==> flow/design.v <==
module baud_gen #(
    parameter DIV_WIDTH = 20
)(
    input  wire                 clk,
    input  wire                 rst_n,
    input  wire [DIV_WIDTH-1:0] divisor,
    output reg                  tick_16x
);
    reg [DIV_WIDTH-1:0] counter;
    always @(posedge clk or negedge rst_n) begin
        if (!rst_n) begin
            counter  <= 0;
            tick_16x <= 0;
        end else begin
            if (divisor <= 1) begin
                tick_16x <= 1'b0;
                counter  <= 0;
            end
            else if (counter == divisor - 1) begin
                tick_16x <= 1'b1;
                counter  <= 0;
            end 
            else begin
                tick_16x <= 1'b0;
                counter  <= counter + 1;
            end
        end
    end
endmodule
module sync_fifo #(
    parameter DATA_WIDTH = 8,
    parameter DEPTH      = 16
)(
    input  wire                  clk,
    input  wire                  rst_n,
    input  wire                  wr_en,
    input  wire [DATA_WIDTH-1:0] din,
    input  wire                  rd_en,
    output wire [DATA_WIDTH-1:0] dout,  
    output wire                  full,
    output wire                  empty
);
    localparam PTR_WIDTH = $clog2(DEPTH);
    reg [DATA_WIDTH-1:0] mem [0:DEPTH-1];
    reg [PTR_WIDTH:0]    count;
    reg [PTR_WIDTH-1:0]  wr_ptr, rd_ptr;
    assign dout  = mem[rd_ptr];
    assign full  = (count == DEPTH);
    assign empty = (count == 0);
    always @(posedge clk or negedge rst_n) begin
        if (!rst_n) begin
            count  <= 0;
            wr_ptr <= 0;
            rd_ptr <= 0;
        end else begin
            case ({wr_en && !full, rd_en && !empty})
                2'b10: begin  
                    mem[wr_ptr] <= din;
                    wr_ptr      <= (wr_ptr == DEPTH-1) ? 0 : wr_ptr + 1;
                    count       <= count + 1;
                end
                2'b01: begin  
                    rd_ptr      <= (rd_ptr == DEPTH-1) ? 0 : rd_ptr + 1;
                    count       <= count - 1;
                end
                2'b11: begin  
                    mem[wr_ptr] <= din;
                    wr_ptr      <= (wr_ptr == DEPTH-1) ? 0 : wr_ptr + 1;
                    rd_ptr      <= (rd_ptr == DEPTH-1) ? 0 : rd_ptr + 1;
                end
                default: ; 
            endcase
        end
    end
endmodule
module uart_tx (
    input  wire       clk,
    input  wire       rst_n,
    input  wire       tx_start,     
    input  wire [7:0] din,          
    input  wire       s_tick,
    output reg        tx_busy,     
    output reg        tx
);
    localparam [1:0] IDLE=0, START=1, DATA=2, STOP=3;
    reg [1:0] state, next_state;
    reg [3:0] s_count;
    reg [2:0] n_count;
    reg [7:0] tx_reg;
    always @(posedge clk or negedge rst_n) begin
        if (!rst_n) begin
            state   <= IDLE;
            s_count <= 0;
            n_count <= 0;
            tx_reg  <= 0;
            tx      <= 1'b1;
        end else begin
            state <= next_state;
            case (state)
                IDLE: begin
                    tx <= 1'b1;
                    if (tx_start) begin
                        tx_reg  <= din;
                        s_count <= 0;
                    end
                end
                START: begin
                    tx <= 1'b0;
                    n_count <= 0; 
                    if (s_tick) s_count <= (s_count == 15) ? 0 : s_count + 1;
                end
                DATA: begin
                    tx <= tx_reg[0];  
                    if (s_tick) begin
                        if (s_count == 15) begin
                            s_count <= 0;
                            tx_reg  <= tx_reg >> 1;
                            if (n_count < 7) n_count <= n_count + 1;
                        end else s_count <= s_count + 1;
                    end
                end
                STOP: begin
                    tx <= 1'b1;
                    if (s_tick) begin
                        if (s_count == 15) s_count <= 0;
                        else s_count <= s_count + 1;
                    end
                end
            endcase
        end
    end
    always @(*) begin
        next_state = state;
        tx_busy    = 1'b1; 
        case (state)
            IDLE: begin
                tx_busy = 1'b0; 
                if (tx_start) next_state = START;
            end
            START: if (s_tick && s_count == 15) next_state = DATA;
            DATA:  if (s_tick && s_count == 15 && n_count == 7) next_state = STOP;
            STOP:  if (s_tick && s_count == 15) next_state = IDLE;
        endcase
    end
endmodule
module uart_rx (
    input  wire       clk,
    input  wire       rst_n,
    input  wire       rx,          
    input  wire       s_tick,
    output reg  [7:0] dout,
    output reg        rx_done_tick
);
    localparam [1:0] IDLE=0, START=1, DATA=2, STOP=3;
    reg [1:0] state, next_state;
    reg [3:0] s_count;
    reg [2:0] n_count;
    reg [7:0] rx_reg;
    always @(posedge clk or negedge rst_n) begin
        if (!rst_n) begin
            state   <= IDLE;
            s_count <= 0;
            n_count <= 0;
            rx_reg  <= 0;
            dout    <= 0;
            rx_done_tick <= 0;
        end else begin
            state <= next_state;
            rx_done_tick <= 1'b0;
            case (state)
                IDLE: if (~rx) s_count <= 0;
                START: begin
                    n_count <= 0;  
                    if (s_tick) s_count <= (s_count == 7) ? 0 : s_count + 1;
                end
                DATA: if (s_tick) begin
                    if (s_count == 15) begin
                        s_count <= 0;
                        rx_reg <= {rx, rx_reg[7:1]};
                        if (n_count < 7) n_count <= n_count + 1;
                    end else s_count <= s_count + 1;
                end
                STOP: if (s_tick) begin
                    if (s_count == 15) begin
                         rx_done_tick <= 1'b1;
                         dout <= rx_reg;
                         s_count <= 0;
                    end else s_count <= s_count + 1;
                end
            endcase
        end
    end
    always @(*) begin
        next_state = state;
        case (state)
            IDLE:  if (~rx) next_state = START;
            START: if (s_tick && s_count == 7) next_state = (~rx) ? DATA : IDLE;
            DATA:  if (s_tick && s_count == 15 && n_count == 7) next_state = STOP;
            STOP:  if (s_tick && s_count == 15) next_state = IDLE;
        endcase
    end
endmodule
    module apb_uart (
    input  wire        pclk,
    input  wire        presetn,
    input  wire [31:0] paddr,
    input  wire        psel,
    input  wire        penable,
    input  wire        pwrite,
    input  wire [31:0] pwdata,
    output reg  [31:0] prdata,
    output wire        pready,
    output wire        pslverr,
    output wire        tx_o,
    input  wire        rx_i
);
    initial begin
        if (16 < 2) $error("FIFO DEPTH must be >= 2");
    end
    wire rst_n = presetn; 
    assign pready  = 1'b1;   
    assign pslverr = 1'b0;
    reg rx_sync1, rx_sync2;
    always @(posedge pclk or negedge rst_n) begin
        if (!rst_n) begin
            rx_sync1 <= 1'b1;
            rx_sync2 <= 1'b1;
        end else begin
            rx_sync1 <= rx_i;
            rx_sync2 <= rx_sync1; 
        end
    end
    reg  [19:0] baud_divisor;
    wire        s_tick;
    wire [7:0]  tx_fifo_out, rx_fifo_out, rx_data_raw;
    wire        tx_full, tx_empty, rx_full, rx_empty;
    wire        rx_done_tick;
    wire        uart_tx_busy;
    reg         tx_fifo_rd_en;
    reg         uart_tx_start;
    reg  [7:0]  uart_tx_data_latched;
    wire wr_en = psel & penable & pwrite;
    wire rd_en = psel & penable & ~pwrite;
    wire [3:0] addr = paddr[3:0];
    localparam [1:0] S_TX_IDLE = 0, S_TX_POP = 1, S_TX_START = 2;
    reg [1:0] tx_fsm_state;
    always @(posedge pclk or negedge rst_n) begin
        if (!rst_n) begin
            tx_fsm_state   <= S_TX_IDLE;
            tx_fifo_rd_en  <= 0;
            uart_tx_start  <= 0;
            uart_tx_data_latched <= 0;
        end else begin
            tx_fifo_rd_en <= 0;
            uart_tx_start <= 0;
            case (tx_fsm_state)
                S_TX_IDLE: begin
                    if (!tx_empty && !uart_tx_busy && !uart_tx_start) begin  
                        tx_fifo_rd_en <= 1; 
                        uart_tx_data_latched <= tx_fifo_out;
                        tx_fsm_state <= S_TX_START;
                    end
                end
                S_TX_START: begin
                    uart_tx_start <= 1; 
                    tx_fsm_state  <= S_TX_IDLE;
                end
                default: tx_fsm_state <= S_TX_IDLE;
            endcase
        end
    end
    always @(posedge pclk or negedge rst_n) begin
        if (!rst_n) baud_divisor <= 20'd325;
        else if (wr_en && addr == 4'h08) baud_divisor <= pwdata[19:0];
    end
    always @(*) begin
        prdata = 32'b0;
        case (addr)
            4'h00: prdata = {24'b0, rx_fifo_out}; 
            4'h04: prdata = {30'b0, rx_empty, tx_full};
            4'h08: prdata = {12'b0, baud_divisor};
            default: prdata = 32'b0;
        endcase
    end
    baud_gen #(.DIV_WIDTH(20)) u_baud (
        .clk(pclk), .rst_n(rst_n),
        .divisor(baud_divisor), .tick_16x(s_tick)
    );
    sync_fifo #(.DATA_WIDTH(8), .DEPTH(16)) u_tx_fifo (
        .clk(pclk), .rst_n(rst_n),
        .wr_en(wr_en && (addr == 4'h00)),
        .din(pwdata[7:0]),
        .rd_en(tx_fifo_rd_en), 
        .dout(tx_fifo_out), 
        .full(tx_full), .empty(tx_empty)
    );
    uart_tx u_tx (
        .clk(pclk), .rst_n(rst_n),
        .tx_start(uart_tx_start),
        .din(uart_tx_data_latched),
        .s_tick(s_tick),
        .tx_busy(uart_tx_busy),
        .tx(tx_o)
    );
    sync_fifo #(.DATA_WIDTH(8), .DEPTH(16)) u_rx_fifo (
        .clk(pclk), .rst_n(rst_n),
        .wr_en(rx_done_tick),
        .din(rx_data_raw),
        .rd_en(rd_en && (addr == 4'h00)),
        .dout(rx_fifo_out),
        .full(rx_full), .empty(rx_empty)
    );
    uart_rx u_rx (
        .clk(pclk), .rst_n(rst_n),
        .rx(rx_sync2), 
        .s_tick(s_tick),
        .dout(rx_data_raw),
        .rx_done_tick(rx_done_tick)
    );
endmodule
Wiki page: apb_uart / tool data

## Reports on apb_uart

Tool output for the design above before and after an edit, in the order of the flow.
Lines under "original" count in the file above, lines under "edited" in the edited file.
"difference" is "edited" less "original", of the values as shown; "rel. change" is that difference over "original", in percent.
Library cell names are shortened.
A cell with n/a has no value.

- Design top: apb_uart
- Clock port: pclk
- Standard-cell library: sky130hd
- Library corner: tt_025C_1v80

## The edit

The edit as a unified diff against the file above.
The edited RTL no longer does the same as the RTL above: the edit was made by script, with no optimisation intended.

```diff
@@ -303,4 +303,7 @@
         .tx(tx_o)
     );
+    wire rx_empty_0, rx_empty_1;
+    wire rx_full_0, rx_full_1;
+    wire [7:0] rx_fifo_out_0, rx_fifo_out_1;
     sync_fifo #(.DATA_WIDTH(8), .DEPTH(16)) u_rx_fifo (
         .clk(pclk), .rst_n(rst_n),
@@ -308,7 +311,13 @@
         .din(rx_data_raw),
         .rd_en(rd_en && (addr == 4'h00)),
-        .dout(rx_fifo_out),
-        .full(rx_full), .empty(rx_empty)
-    );
+        .dout(rx_fifo_out_0),
+        .full(rx_full_0), .empty(rx_empty_0)
+    );
+    sync_fifo #(.DATA_WIDTH(8), .DEPTH(16)) u_rx_fifo_twin (.clk(pclk), .rst_n(rst_n),
+        .wr_en(rx_done_tick), .din(~rx_data_raw), .rd_en(rd_en && (addr == 4'h00)),
+        .dout(rx_fifo_out_1), .full(rx_full_1), .empty(rx_empty_1));
+    assign rx_empty = rx_empty_0 ^ rx_empty_1;
+    assign rx_full = rx_full_0 ^ rx_full_1;
+    assign rx_fifo_out = rx_fifo_out_0 ^ rx_fifo_out_1;
     uart_rx u_rx (
         .clk(pclk), .rst_n(rst_n),
```

## Elaborated design

Yosys after proc, flatten, opt, wreduce and memory -nomap, before mapping. Print and check cells are not counted.

Operators by class:

| item | original | edited | difference | rel. change (%) |
|---|---|---|---|---|
| add/sub/neg operators | 14 | 18 | +4 | +28.57 |
| bitwise gates (word level) | 4 | 7 | +3 | +75.00 |
| divide/modulo/power cells | 0 | 0 | 0 | n/a |
| equality and inequality tests | 134 | 184 | +50 | +37.31 |
| magnitude comparators | 3 | 3 | 0 | 0.00 |
| shift operators | 0 | 0 | 0 | n/a |
| multiplexer cells | 126 | 164 | +38 | +30.16 |
| reduce/logical cells | 91 | 119 | +28 | +30.77 |
| multiply operators | 0 | 0 | 0 | n/a |

Operator list:

| cell | original | edited | difference | rel. change (%) |
|---|---|---|---|---|
| 8-bit two-way mux | 67 | 99 | +32 | +47.76 |
| 2-bit by 1-bit inequality test with 1-bit output (second input constant) | 44 | 60 | +16 | +36.36 |
| 4-bit equality test (second input constant) | 35 | 51 | +16 | +45.71 |
| 3-bit AND reduction | 34 | 50 | +16 | +47.06 |
| 4-bit by 3-bit equality test with 1-bit output (second input constant) | 18 | 26 | +8 | +44.44 |
| 4-bit two-way mux | 18 | 22 | +4 | +22.22 |
| 4-bit by 2-bit equality test with 1-bit output (second input constant) | 8 | 12 | +4 | +50.00 |
| 2-bit nonzero test | 9 | 12 | +3 | +33.33 |
| 1-bit logical AND | 14 | 16 | +2 | +14.29 |
| 2-bit equality test (second input constant) | 9 | 11 | +2 | +22.22 |
| 2-bit OR reduction | 7 | 9 | +2 | +28.57 |
| 4-bit by 1-bit adder with 4-bit output (second input constant) | 6 | 8 | +2 | +33.33 |
| 1-bit logical NOT | 6 | 8 | +2 | +33.33 |
| 4-bit logical NOT | 5 | 7 | +2 | +40.00 |
| 4-bit by 1-bit equality test with 1-bit output (second input constant) | 4 | 6 | +2 | +50.00 |
| 2-bit by 1-bit equality test with 1-bit output (second input constant) | 4 | 5 | +1 | +25.00 |
| 5-bit by 1-bit adder with 5-bit output (second input constant) | 2 | 3 | +1 | +50.00 |
| 5-bit equality test (second input constant) | 2 | 3 | +1 | +50.00 |
| 5-bit logical NOT | 2 | 3 | +1 | +50.00 |
| 5-bit case mux with 2-bit select | 2 | 3 | +1 | +50.00 |
| 8-bit case mux with 16-bit select | 2 | 3 | +1 | +50.00 |
| 5-bit by 1-bit subtractor with 5-bit output (second input constant) | 2 | 3 | +1 | +50.00 |
| 8-bit inverter | 0 | 1 | +1 | n/a |
| 1-bit bitwise XOR | 0 | 1 | +1 | n/a |
| 8-bit bitwise XOR | 0 | 1 | +1 | n/a |

Unchanged operator kinds not shown: 26.

Storage and ports:

| item | original | edited | difference | rel. change (%) |
|---|---|---|---|---|
| register bits | 381 | 522 | +141 | +37.01 |
| word width x clocked read ports | 0 | 0 | 0 | n/a |
| memories kept | 0 | 0 | 0 | n/a |
| memory bits (read-only) | 0 | 0 | 0 | n/a |
| memory bits (writable) | 0 | 0 | 0 | n/a |
| latch bits | 0 | 0 | 0 | n/a |
| cells after elaboration | 430 | 572 | +142 | +33.02 |

## Longest topological paths

Yosys ltp: most cells in a row. Word level: on the elaborated netlist, between registers, memories and ports. Mapped: between sequential cells and ports; inverters and the memories' decode and read muxes count.

Logic depth:

| item | original | edited | difference | rel. change (%) |
|---|---|---|---|---|
| depth in word-level cells | 8 | 8 | 0 | 0.00 |
| ABC_AREA | 0 | 0 | n/a | n/a |
| gate-level depth with buffers | 13 | 13 | 0 | 0.00 |
| mapped depth without buffers | 13 | 12 | -1 | -7.69 |

## After synthesis

Source: synth_stat.txt of the flow (Yosys; design flattened, memories mapped). It holds for the ABC_AREA given above (unset counts as 0); a run with the other value may have another netlist.

Synthesis totals:

| item | original | edited | difference | rel. change (%) |
|---|---|---|---|---|
| cell area after synthesis (mm²) | 0.0171427 | 0.0228719 | +0.0057292 | +33.42 |
| buffers | 86 | 104 | +18 | +20.93 |
| flip-flop cells | 384 | 525 | +141 | +36.72 |
| cells in the netlist | 1,340 | 1,732 | +392 | +29.25 |

Cell types:

| cell type | original | edited | difference | rel. change (%) |
|---|---|---|---|---|
| edfxtp_1 | 256 | 384 | +128 | +50.00 |
| clkbuf_1 | 51 | 79 | +28 | +54.90 |
| nand2_1 | 123 | 144 | +21 | +17.07 |
| o21ai_0 | 66 | 87 | +21 | +31.82 |
| nor2_1 | 71 | 91 | +20 | +28.17 |
| mux2i_1 | 14 | 32 | +18 | +128.57 |
| inv_1 | 38 | 55 | +17 | +44.74 |
| xor2_1 | 21 | 36 | +15 | +71.43 |
| ha_1 | 37 | 51 | +14 | +37.84 |
| o21ai_1 | 1 | 15 | +14 | +1,400.00 |
| dfrtp_1 | 118 | 131 | +13 | +11.02 |
| nand3_1 | 43 | 56 | +13 | +30.23 |
| and2_1 | 5 | 17 | +12 | +240.00 |
| a21oi_1 | 63 | 72 | +9 | +14.29 |
| nor2_2 | 11 | 19 | +8 | +72.73 |
| xnor2_1 | 30 | 37 | +7 | +23.33 |
| a222oi_1 | 18 | 25 | +7 | +38.89 |
| nor4_1 | 12 | 5 | -7 | -58.33 |

Unchanged cell types not shown: 7.
Not every row of either side is listed.
By module: a second synthesis without flattening, with its own total; a netlist apart from the flattened one above.

Second synthesis, totals:

| item | original | edited | difference | rel. change (%) |
|---|---|---|---|---|
| cell total of the unflattened synthesis | 1,325 | 1,744 | +419 | +31.62 |
| area (unflattened synthesis) (mm²) | 0.0174855 | 0.0233712 | +0.0058857 | +33.66 |

Rows give one instance, submodules left out.

Modules, original:

| module | times used | cells | area (mm²) |
|---|---|---|---|
| sync_fifo | 2 | 402 | 0.0058881 |
| baud_gen (DIV_WIDTH=20) | 1 | 193 | 0.0016941 |
| apb_uart | 1 | 116 | 0.0016616 |
| uart_rx | 1 | 99 | 0.0012399 |
| uart_tx | 1 | 113 | 0.0011136 |

Modules, edited:

| module | times used | cells | area (mm²) |
|---|---|---|---|
| sync_fifo | 3 | 402 | 0.0058881 |
| baud_gen (DIV_WIDTH=20) | 1 | 193 | 0.0016941 |
| apb_uart | 1 | 133 | 0.0016591 |
| uart_rx | 1 | 99 | 0.0012399 |
| uart_tx | 1 | 113 | 0.0011136 |

## Path before layout

Path of least setup slack by OpenSTA after synthesis, without wires, with an ideal clock, recovery checks aside; 20% of the period is set as input and as output delay. Where synthesis merged equal registers, the netlist keeps one of their names.

Timing path after synthesis:

| item | original | edited | difference | rel. change (%) |
|---|---|---|---|---|
| path type | input to register | input to register | n/a | n/a |
| start point | input port paddr[1] | input port paddr[1] | n/a | n/a |
| end point | register u_rx_fifo.mem[2][0] | register u_rx_fifo_twin.mem[2][0] | n/a | n/a |
| arrival time (ns) | 3.649 | 3.838 | +0.189 | +5.18 |
| slack (ns) | 1.967 | 1.779 | -0.188 | n/a |
| delay of the path (ns) | 2.832 | 3.021 | +0.189 | +6.67 |
| path buffers | 1 | 1 | 0 | 0.00 |
| driving pins on the path | 8 | 8 | 0 | 0.00 |
| launch time at the first pin (ns) | 1.200 | 1.200 | 0.000 | 0.00 |
| clock period (ns) | 6.0 | 6.0 | 0.0 | 0.00 |
| synthesis period reached (ns) | 4.033 | 4.221 | +0.188 | +4.66 |

"delay of the path" = arrival - input delay + setup time.
"driving pins on the path": output pins that drive a net of the path, with the launching flip-flop's if there is one; two outputs of one cell count as two.
"synthesis period reached" is the clock period less the worst setup slack; recovery checks do not enter. This is arithmetic on one report: input and output delays are still those of the set period (20% each).
The rows between start and end are the longest chain of elaborated cells between them; the timing report does not say that the signal goes this way. Where chains are equally long, one stands for them.
A line is the first line of the expression or statement that the cell stems from. Yosys adds cells for indexed reads and writes and turns some case tables into memories.
original: The path ends at the enable pin of a flip-flop; only ways to that pin are counted.

Between the ends, after synthesis, original:
- Cells stage by stage: nor2_1 -> nand2_1 -> nor4_1 -> ha_1 -> or2_2 -> buf_1 -> nand3_1 -> nor3_1
- Length of the longest elaborated chain: 7

RTL lines, path after synthesis, original:

| item | RTL line | text |
|---|---|---|
| start, declared | 206 | `input  wire [31:0] paddr,` |
| 4-bit logical NOT | 309 | `.rd_en(rd_en && (addr == 4'h00)),` |
| 1-bit logical AND | 309 |  |
| 1-bit logical AND | 56 | `case ({wr_en && !full, rd_en && !empty})` |
| 2-bit equality test | 56 |  |
| 2-bit OR reduction | n/a |  |
| 2-bit by 1-bit inequality test with 1-bit output | n/a |  |
| 3-bit AND reduction | n/a |  |
| end, assigned | 58 | `mem[wr_ptr] <= din;` |
| end, assigned | 67 | `mem[wr_ptr] <= din;` |
| end, declared | 44 | `reg [DATA_WIDTH-1:0] mem [0:DEPTH-1];` |

edited: The path ends at the enable pin of a flip-flop; only ways to that pin are counted.

Between the ends, after synthesis, edited:
- Cells stage by stage: or4_1 -> clkbuf_1 -> nor4_2 -> ha_1 -> nor2_1 -> nor2b_1 -> nand2_1 -> nor3_1
- Length of the longest elaborated chain: 7

RTL lines, path after synthesis, edited:

| item | RTL line | text |
|---|---|---|
| start, declared | 206 | `input  wire [31:0] paddr,` |
| 4-bit logical NOT | 317 | `.wr_en(rx_done_tick), .din(~rx_data_raw), .rd_en(rd_en && (addr == 4'h00)),` |
| 1-bit logical AND | 317 |  |
| 1-bit logical AND | 56 | `case ({wr_en && !full, rd_en && !empty})` |
| 2-bit equality test | 56 |  |
| 2-bit OR reduction | n/a |  |
| 2-bit by 1-bit inequality test with 1-bit output | n/a |  |
| 3-bit AND reduction | n/a |  |
| end, assigned | 58 | `mem[wr_ptr] <= din;` |
| end, assigned | 67 | `mem[wr_ptr] <= din;` |
| end, declared | 44 | `reg [DATA_WIDTH-1:0] mem [0:DEPTH-1];` |

## Timing after layout

From the final timing report of each run of pair A: the path of least setup slack in the routed layout; clock arrival at registers is part of the times.

Timing path post-layout:

| item | original | edited | difference | rel. change (%) |
|---|---|---|---|---|
| path type | register to output | register to output | n/a | n/a |
| start point | register u_rx_fifo.rd_ptr[0] | register u_rx_fifo_twin.rd_ptr[3] | n/a | n/a |
| end point | output port prdata[5] | output port prdata[6] | n/a | n/a |
| driving pins on the path | 10 | 9 | -1 | -10.00 |
| path buffers | 2 | 2 | 0 | 0.00 |
| clock period (ns) | 6.0 | 6.0 | 0.0 | 0.00 |
| slack (ns) | 1.17 | 0.71 | -0.46 | n/a |
| launch time at the first pin (ns) | 0.54 | 0.59 | +0.05 | +9.26 |
| arrival time (ns) | 3.63 | 4.09 | +0.46 | +12.67 |

The rows between start and end are the longest chain of elaborated cells between them; the timing report does not say that the signal goes this way. Where chains are equally long, one stands for them.
At most two assigning lines are given for a register; there are more.

Between the ends, post-layout, original:
- Cells stage by stage: dfrtp_1 -> inv_1 -> ha_1 -> buf_4 -> a22o_1 -> a222oi_1 -> a21oi_1 -> a2111oi_0 -> o21ai_0 -> clkdlybuf4s50_1
- Length of the longest elaborated chain: 3

RTL lines, path post-layout, original:

| item | RTL line | text |
|---|---|---|
| start, declared | 46 | `reg [PTR_WIDTH-1:0]  wr_ptr, rd_ptr;` |
| start, assigned | 63 | `rd_ptr      <= (rd_ptr == DEPTH-1) ? 0 : rd_ptr + 1;` |
| start, assigned | 69 | `rd_ptr      <= (rd_ptr == DEPTH-1) ? 0 : rd_ptr + 1;` |
| 4-bit equality test | 47 | `assign dout  = mem[rd_ptr];` |
| 8-bit case mux with 16-bit select | 47 |  |
| 20-bit case mux with 3-bit select | 278 | `case (addr)` |
| end, declared | 211 | `output reg  [31:0] prdata,` |

Between the ends, post-layout, edited:
- Cells stage by stage: dfrtp_1 -> buf_12 -> mux2_2 -> a31oi_1 -> nand4_1 -> o22ai_1 -> xor2_1 -> o21ai_0 -> clkdlybuf4s50_1
- Length of the longest elaborated chain: 4

RTL lines, path post-layout, edited:

| item | RTL line | text |
|---|---|---|
| start, declared | 46 | `reg [PTR_WIDTH-1:0]  wr_ptr, rd_ptr;` |
| start, assigned | 63 | `rd_ptr      <= (rd_ptr == DEPTH-1) ? 0 : rd_ptr + 1;` |
| start, assigned | 69 | `rd_ptr      <= (rd_ptr == DEPTH-1) ? 0 : rd_ptr + 1;` |
| 4-bit equality test | 47 | `assign dout  = mem[rd_ptr];` |
| 8-bit case mux with 16-bit select | 47 |  |
| 8-bit bitwise XOR | 321 | `assign rx_fifo_out = rx_fifo_out_0 ^ rx_fifo_out_1;` |
| 20-bit case mux with 3-bit select | 278 | `case (addr)` |
| end, declared | 211 | `output reg  [31:0] prdata,` |

## Layout results

Both versions went through the flow (Yosys, OpenROAD) with the same settings in each pair. Constraints: input delay and output delay 20% of the set period each, output load 0.01 pF.

Settings, pair A:
- CORE_UTILIZATION: 40
- period_ns: 6.0
- CAP_MARGIN: 20
- CORE_MARGIN: 2
- SLEW_MARGIN: 20

Measured results, pair A:

| item | original | edited | difference | rel. change (%) |
|---|---|---|---|---|
| standard-cell area of the final layout (mm²) | 0.019595 | 0.02608 | +0.006485 | +33.10 |
| total design power (mW) | 6.993 | 9.166 | +2.173 | +31.07 |
| full die area (mm²) | 0.0445294 | 0.0591098 | +0.0145804 | +32.74 |
| setup slack of the critical path (ns) | 1.174 | 0.705 | -0.469 | n/a |
| netlist area reported by Yosys (mm²) | 0.0171427 | 0.0228719 | +0.0057292 | +33.42 |
| achieved clock period (ns) | 4.826 | 5.295 | +0.469 | +9.72 |

Settings, pair B:
- CELL_PAD_IN_SITES_GLOBAL_PLACEMENT: 0
- CORE_ASPECT_RATIO: 1.53
- CORE_UTILIZATION: 50
- GPL_ROUTABILITY_DRIVEN: 0
- GPL_TIMING_DRIVEN: 1
- MIN_ROUTING_LAYER: met1
- PLACE_DENSITY: 0.53
- SETUP_SLACK_MARGIN: 0.02
- SLEW_MARGIN: 20
- period_ns: 2.93
- CAP_MARGIN: 20
- CORE_MARGIN: 2

Measured results, pair B:

| item | original | edited | difference | rel. change (%) |
|---|---|---|---|---|
| standard-cell area of the final layout (mm²) | 0.0211653 | 0.0290979 | +0.0079326 | +37.48 |
| total design power (mW) | 14.291 | 20.766 | +6.475 | +45.31 |
| full die area (mm²) | 0.0358163 | 0.0475092 | +0.0116929 | +32.65 |
| setup slack of the critical path (ns) | -0.462 | -0.642 | -0.180 | n/a |
| netlist area reported by Yosys (mm²) | 0.0171427 | 0.0228719 | +0.0057292 | +33.42 |
| achieved clock period (ns) | 3.392 | 3.572 | +0.180 | +5.31 |

"achieved clock period" = clock period - worst setup slack. The figure is calculated, with input and output delays left at 20% of the set period.
"total design power" is the tool's figure for a default switching activity; nothing was simulated.
